==> flow/design.v <==
module Cfu (
    input               cmd_valid,
    output              cmd_ready,
    input      [9:0]    cmd_payload_function_id,
    input      [31:0]   cmd_payload_inputs_0,
    input      [31:0]   cmd_payload_inputs_1,
    output reg          rsp_valid,
    input               rsp_ready,
    output reg [31:0]   rsp_payload_outputs_0,
    input               reset,
    input               clk
);
    reg signed [31:0] InputOffset, FilterOffset;
    reg signed [31:0] accumulator;  
    reg signed [31:0] acc0, acc1, acc2, acc3;
    reg [31:0] global_input;
    wire [31:0] simd_input = (cmd_payload_function_id[9:3] == 7'd0) ? cmd_payload_inputs_0 : global_input;
    wire [31:0] simd_filter = (cmd_payload_function_id[9:3] == 7'd0) ? cmd_payload_inputs_1 : cmd_payload_inputs_0;
    wire signed [31:0] prod_0, prod_1, prod_2, prod_3;
    assign prod_0 = ($signed(simd_input[7 : 0]) + InputOffset) * ($signed(simd_filter[7 : 0]) + FilterOffset);
    assign prod_1 = ($signed(simd_input[15: 8]) + InputOffset) * ($signed(simd_filter[15: 8]) + FilterOffset);
    assign prod_2 = ($signed(simd_input[23:16]) + InputOffset) * ($signed(simd_filter[23:16]) + FilterOffset);
    assign prod_3 = ($signed(simd_input[31:24]) + InputOffset) * ($signed(simd_filter[31:24]) + FilterOffset);
    wire signed [31:0] sum_prods;
    assign sum_prods = prod_0 + prod_1 + prod_2 + prod_3;
    assign cmd_ready = ~rsp_valid;
    always @(posedge clk) begin
        if (reset) begin
            rsp_payload_outputs_0 <= 32'b0;
            rsp_valid <= 1'b0;
            InputOffset <= 32'd0;
            FilterOffset <= 32'd0;
            accumulator <= 32'd0;
            acc0 <= 32'd0;
            acc1 <= 32'd0;
            acc2 <= 32'd0;
            acc3 <= 32'd0;
            global_input <= 32'd0;
        end else if (rsp_valid) begin
            if (rsp_ready) rsp_valid <= 1'b0;
        end else if (cmd_valid) begin
            rsp_valid <= 1'b1;
            case (cmd_payload_function_id[9:3])
                7'd0: begin
                    accumulator <= accumulator + sum_prods;
                    rsp_payload_outputs_0 <= accumulator;
                end
                7'd1: begin
                    accumulator <= 32'd0;
                    rsp_payload_outputs_0 <= 32'd0;
                end
                7'd2: begin
                    InputOffset <= $signed(cmd_payload_inputs_0);
                    rsp_payload_outputs_0 <= $signed(cmd_payload_inputs_0);
                end
                7'd3: begin
                    FilterOffset <= $signed(cmd_payload_inputs_0);
                    rsp_payload_outputs_0 <= $signed(cmd_payload_inputs_0);
                end
                7'd4: begin
                    rsp_payload_outputs_0 <= accumulator;
                end
                7'd5: begin
                    global_input <= cmd_payload_inputs_0;
                end
                7'd6: begin
                    acc0 <= acc0 + sum_prods;
                end
                7'd7: begin
                    acc1 <= acc1 + sum_prods;
                end
                7'd8: begin
                    acc2 <= acc2 + sum_prods;
                end
                7'd9: begin
                    acc3 <= acc3 + sum_prods;
                end
                7'd10: begin
                    acc0 <= 32'd0;
                    acc1 <= 32'd0;
                    acc2 <= 32'd0;
                    acc3 <= 32'd0;
                end
                7'd11: rsp_payload_outputs_0 <= acc0;
                7'd12: rsp_payload_outputs_0 <= acc1;
                7'd13: rsp_payload_outputs_0 <= acc2;
                7'd14: rsp_payload_outputs_0 <= acc3;
                default: rsp_payload_outputs_0 <= 32'b0;
            endcase
        end
    end
endmodule
Reports on Cfu
Tool output for the design above, in the order of the flow.
Line numbers count from 1 in the design file above.
Library cell names are shortened.
The mark n/a stands for no value.

set-up
  top module = Cfu
  clock = clk
  standard-cell library = sky130hd
  timing corner = tt_025C_1v80

Word-level counts
Counts by Yosys on the flattened word-level netlist (proc, flatten, opt, wreduce; memories kept). Register bits leave out memories and registers merged into their read ports (data or address). Print and check cells are left out. Cells with the same type and inputs are merged into one.

bit counts
  memories = 0
  memory bits (read-only) = 0
  word width x clocked read ports = 0
  output and inout port bits = 34
  latch bits = 0
  bits in writable memories = 0
  register bits = 289
  input port bits = 78

operators by class
  eq/ne operators = 14
  mux-type cells = 11
  multipliers = 4
  order comparisons = 0
  $add $sub $neg = 16
  div/mod/pow operators = 0
  shifts and indexed selects = 0
  reduce/logical cells = 18
  bitwise gates (word level) = 2

operator list
  cell                                    number
  multiplier 32 x 32 -> 32 bit            4
  parallel mux 32 bit (select 2 bit)      5
  adder 32 bit                            8
  adder 8 x 32 -> 32 bit                  8
  parallel mux 32 bit (select 7 bit)      1
  two-way mux 32 bit                      2
  == test 7 x 4 -> 1 bit with constant B  7
  == test 7 x 3 -> 1 bit with constant B  4
  AND reduction 3 bit                     9
  == test 7 x 2 -> 1 bit with constant B  2
  nonzero test 2 bit                      5
  == test 7 x 1 -> 1 bit with constant B  1
  logical NOT 7 bit                       1
  OR reduction 6 bit                      1
  OR reduction 2 bit                      2
  two-way mux 1 bit                       3
  NOT 1 bit                               2

Logic depth
Depth = most cells in a row (Yosys ltp): at word level without a register or memory, in the mapped netlist without a sequential cell, where the memories' decode and read muxes count.

depth
  depth in word-level cells = 9
  ABC_AREA = 0
  depth in mapped cells = 63
  mapped depth without buffers = 60

Netlist
Yosys stat after the flow's synthesis: flattened, memories mapped to cells. It holds for the ABC_AREA given above (unset counts as 0); a run with the other value may have another netlist.

synthesis totals
  buffer cells = 396
  cells in the netlist = 11251
  mapped flip-flops = 289
  area of sequential cells = 5785.5 sq um
  chip area (Yosys) = 95400.2 sq um

cells by type
  type      number  total area (sq um)
  fa_1      1809    3.62E+04
  ha_1      984     1.23E+04
  inv_1     2258    8.48E+03
  dfxtp_1   289     5.79E+03
  nand2_1   1507    5.66E+03
  nor2_1    1002    3.76E+03
  xnor2_1   425     3722.32
  a21oi_1   458     2.29E+03
  and2_1    337     2.11E+03
  xor2_1    175     1532.72
  clkbuf_1  392     1.47E+03
  o21ai_0   206     1.03E+03
  a21o_1    113     848.314
  a22oi_1   101     758.227
  mux2_2    64      720.691
  xnor3_1   32      720.691
  a222oi_1  64      640.614
  nor2b_1   92      575.552

Not listed: further types 79, cells in them 943.

Worst setup path after synthesis
OpenSTA on the mapped netlist: ideal clock, no wires. The path of least setup slack (recovery checks aside). Input and output delay are each 20% of the period. Register names are those of the netlist, which keeps one name where synthesis merged equal registers.

timing after synthesis
  path type = input to register
  from = in cmd_payload_function_id[4]
  to = reg acc0[31]
  arrival = 18.193 ns
  library setup time = 0.127 ns
  stages on the path = 51
  path buffers = 3
  period = 20.0 ns
  path delay = 14.320 ns
  external input delay = 4.000 ns
  setup slack = 1.679 ns
  period reached after synthesis = 18.321 ns

"path delay" = arrival - input delay + setup time.
"stages on the path": output pins that drive a net of the path, with the launching flip-flop's if there is one; two outputs of one cell count as two.
"period reached after synthesis" = period - worst setup slack (recovery checks aside). The figure is calculated, with input and output delays left at 20% of the set period.
The rows between start and end are the longest chain of elaborated cells between them; the timing report does not say that the signal goes this way. Where chains are equally long, one stands for them.
A line is the first line of the expression or statement that the cell stems from. Yosys adds cells for indexed reads and writes and turns some case tables into memories.
At most two assigning lines are given for a register; there are more.

on the way, after synthesis
  cells stage by stage = clkbuf_1 -> nor2_1 -> nand3_1 -> clkbuf_1 -> clkbuf_1 -> mux2_2 -> ha_1 -> inv_1 -> fa_1 -> nor2b_1 -> o31a_1 -> o211a_1 -> nor4_4 -> o21ai_2 -> o41ai_2 -> o211a_1 -> a21oi_1 -> a21o_1 -> [15 not listed] -> xor2_1 -> xnor2_1 -> xnor2_1 -> xnor2_1 -> xnor2_1 -> xnor3_1 -> xnor2_1 -> xnor3_1 -> xor2_1 -> xnor3_1 -> xnor3_1 -> xnor3_1 -> xnor3_2 -> mux2_1 -> and2_1 -> mux2_2 -> a211oi_1 -> o32ai_1
  length of the longest elaborated chain = 9
  elaborated cells between the ends (all ways) = 24

ends and longest elaborated chain, after synthesis
  what                                RTL line  source
  start: declaration                  4         input      [9:0]    cmd_payload_function_id,
  logical NOT 7 bit                   17        wire [31:0] simd_input = (cmd_payload_function_id[9:3] == 7'd0) ? cmd_payload_inputs_0 : global_input;
  two-way mux 32 bit                  17
  adder 8 x 32 -> 32 bit              20        assign prod_0 = ($signed(simd_input[7 : 0]) + InputOffset) * ($signed(simd_filter[7 : 0]) + FilterOffset);
  multiplier 32 x 32 -> 32 bit        20
  adder 32 bit (3 in a row)           25        assign sum_prods = prod_0 + prod_1 + prod_2 + prod_3;
  adder 32 bit                        67        acc0 <= acc0 + sum_prods;
  parallel mux 32 bit (select 2 bit)  43        case (cmd_payload_function_id[9:3])
  end: assignment                     34        acc0 <= 32'd0;
  end: assignment                     67
  end: declaration                    15        reg signed [31:0] acc0, acc1, acc2, acc3;

Timing after layout
Path of least setup slack in the final report of run B (OpenROAD, finished layout, wires in). Where an end is a register, its clock arrival counts in the times.

timing post-layout
  path type = input to register
  from = in cmd_payload_function_id[5]
  to = reg acc1[31]
  path buffers = 3
  period = 20.0 ns
  arrival = 19.98 ns
  stages on the path = 50
  setup slack = 0.48 ns
  external input delay = 4.00 ns
  library setup time = 0.08 ns

The rows between start and end are the longest chain of elaborated cells between them; the timing report does not say that the signal goes this way. Where chains are equally long, one stands for them.
At most two assigning lines are given for a register; there are more.

on the way, post-layout
  cells stage by stage = clkdlybuf4s50_1 -> nor2_1 -> nand3_4 -> buf_6 -> mux2_2 -> ha_1 -> nand4_1 -> nor3_1 -> o211a_1 -> nor4_4 -> o21ai_2 -> o41ai_2 -> o211a_1 -> a21oi_1 -> xnor2_1 -> nand2b_1 -> fa_1 -> inv_1 -> [14 not listed] -> xnor2_1 -> xnor2_1 -> xnor2_1 -> xnor2_1 -> xnor3_1 -> xnor2_1 -> xnor3_1 -> xor2_2 -> xnor3_1 -> xnor3_1 -> xnor3_1 -> xnor3_2 -> buf_4 -> xnor2_4 -> xnor2_4 -> xor2_1 -> or3_1 -> a31oi_1
  length of the longest elaborated chain = 9
  elaborated cells between the ends (all ways) = 24

ends and longest elaborated chain, post-layout
  what                                RTL line  source
  start: declaration                  4         input      [9:0]    cmd_payload_function_id,
  logical NOT 7 bit                   17        wire [31:0] simd_input = (cmd_payload_function_id[9:3] == 7'd0) ? cmd_payload_inputs_0 : global_input;
  two-way mux 32 bit                  17
  adder 8 x 32 -> 32 bit              20        assign prod_0 = ($signed(simd_input[7 : 0]) + InputOffset) * ($signed(simd_filter[7 : 0]) + FilterOffset);
  multiplier 32 x 32 -> 32 bit        20
  adder 32 bit (3 in a row)           25        assign sum_prods = prod_0 + prod_1 + prod_2 + prod_3;
  adder 32 bit                        70        acc1 <= acc1 + sum_prods;
  parallel mux 32 bit (select 2 bit)  43        case (cmd_payload_function_id[9:3])
  end: assignment                     35        acc1 <= 32'd0;
  end: assignment                     70
  end: declaration                    15        reg signed [31:0] acc0, acc1, acc2, acc3;

==> results <==
Flow measurements of Cfu on sky130hd: 4 stored runs with different settings, listed in no order. Input and output delays are each 20% of the period that was set; the output load is 0.01 pF.
"worst setup path time (ns)" is the time allowed to the run's worst setup path (the clock period less input and output delay, where it has them) less its slack. Clock arrival times count: a late capture clock shortens it, a late launch clock lengthens it.
"finish__power__total": no workload was simulated; the value follows from the tool's default switching activity.

settings of run A
{
  "ABC_AREA": 1,
  "CAP_MARGIN": 30,
  "CELL_PAD_IN_SITES_DETAIL_PLACEMENT": 0,
  "CELL_PAD_IN_SITES_GLOBAL_PLACEMENT": 2,
  "CORE_UTILIZATION": 46,
  "CTS_CLUSTER_SIZE": 25,
  "GPL_TIMING_DRIVEN": 1,
  "MAX_ROUTING_LAYER": "met4",
  "MIN_ROUTING_LAYER": "met2",
  "PLACE_DENSITY_LB_ADDON": 0.07,
  "SETUP_SLACK_MARGIN": -0.0,
  "period_ns": 16.3,
  "CORE_MARGIN": 2,
  "SLEW_MARGIN": 20
}
report of run A: did not finish, route, GRT-0116

settings of run B
{
  "CORE_UTILIZATION": 23,
  "HOLD_SLACK_MARGIN": -0.06,
  "MAX_ROUTING_LAYER": "met4",
  "period_ns": 20.0,
  "CAP_MARGIN": 20,
  "CORE_MARGIN": 2,
  "SLEW_MARGIN": 20
}
report of run B
yosys chip area after synthesis (um^2): 95400.2
finish__design__die__area: 419949.0
finish__design__instance__area__stdcell: 106996.0
finish__design__instance__utilization: 0.2590
finish__timing__setup__ws: 0.477
finish__timing__setup__tns: 0.000
finish__power__total: 2.476e-03
worst setup path time (ns): 15.52
worst setup path kind: input to register

settings of run C
{
  "CAP_MARGIN": 0,
  "CELL_PAD_IN_SITES_DETAIL_PLACEMENT": 0,
  "CELL_PAD_IN_SITES_GLOBAL_PLACEMENT": 3,
  "CORE_UTILIZATION": 42,
  "CTS_CLUSTER_DIAMETER": 129,
  "GPL_ROUTABILITY_DRIVEN": 0,
  "MIN_ROUTING_LAYER": "met1",
  "PLACE_DENSITY_LB_ADDON": 0.21,
  "SETUP_SLACK_MARGIN": 4.92,
  "TNS_END_PERCENT": 50,
  "period_ns": 21.9,
  "CORE_MARGIN": 2,
  "SLEW_MARGIN": 20
}
report of run C
yosys chip area after synthesis (um^2): 95400.2
finish__design__die__area: 230972.0
finish__design__instance__area__stdcell: 108209.0
finish__design__instance__utilization: 0.4802
finish__timing__setup__ws: 3.969
finish__timing__setup__tns: 0.000
finish__power__total: 2.330e-03
worst setup path time (ns): 13.55
worst setup path kind: input to register

settings of run D
{
  "ABC_AREA": 1,
  "CAP_MARGIN": 30,
  "CELL_PAD_IN_SITES_DETAIL_PLACEMENT": 2,
  "CORE_UTILIZATION": 46,
  "CTS_CLUSTER_SIZE": 25,
  "GPL_TIMING_DRIVEN": 1,
  "MAX_ROUTING_LAYER": "met4",
  "MIN_ROUTING_LAYER": "met2",
  "PLACE_DENSITY_LB_ADDON": 0.07,
  "SETUP_SLACK_MARGIN": 1.86,
  "period_ns": 16.3,
  "CORE_MARGIN": 2,
  "SLEW_MARGIN": 20
}
report of run D: did not finish, place, DPL-0033
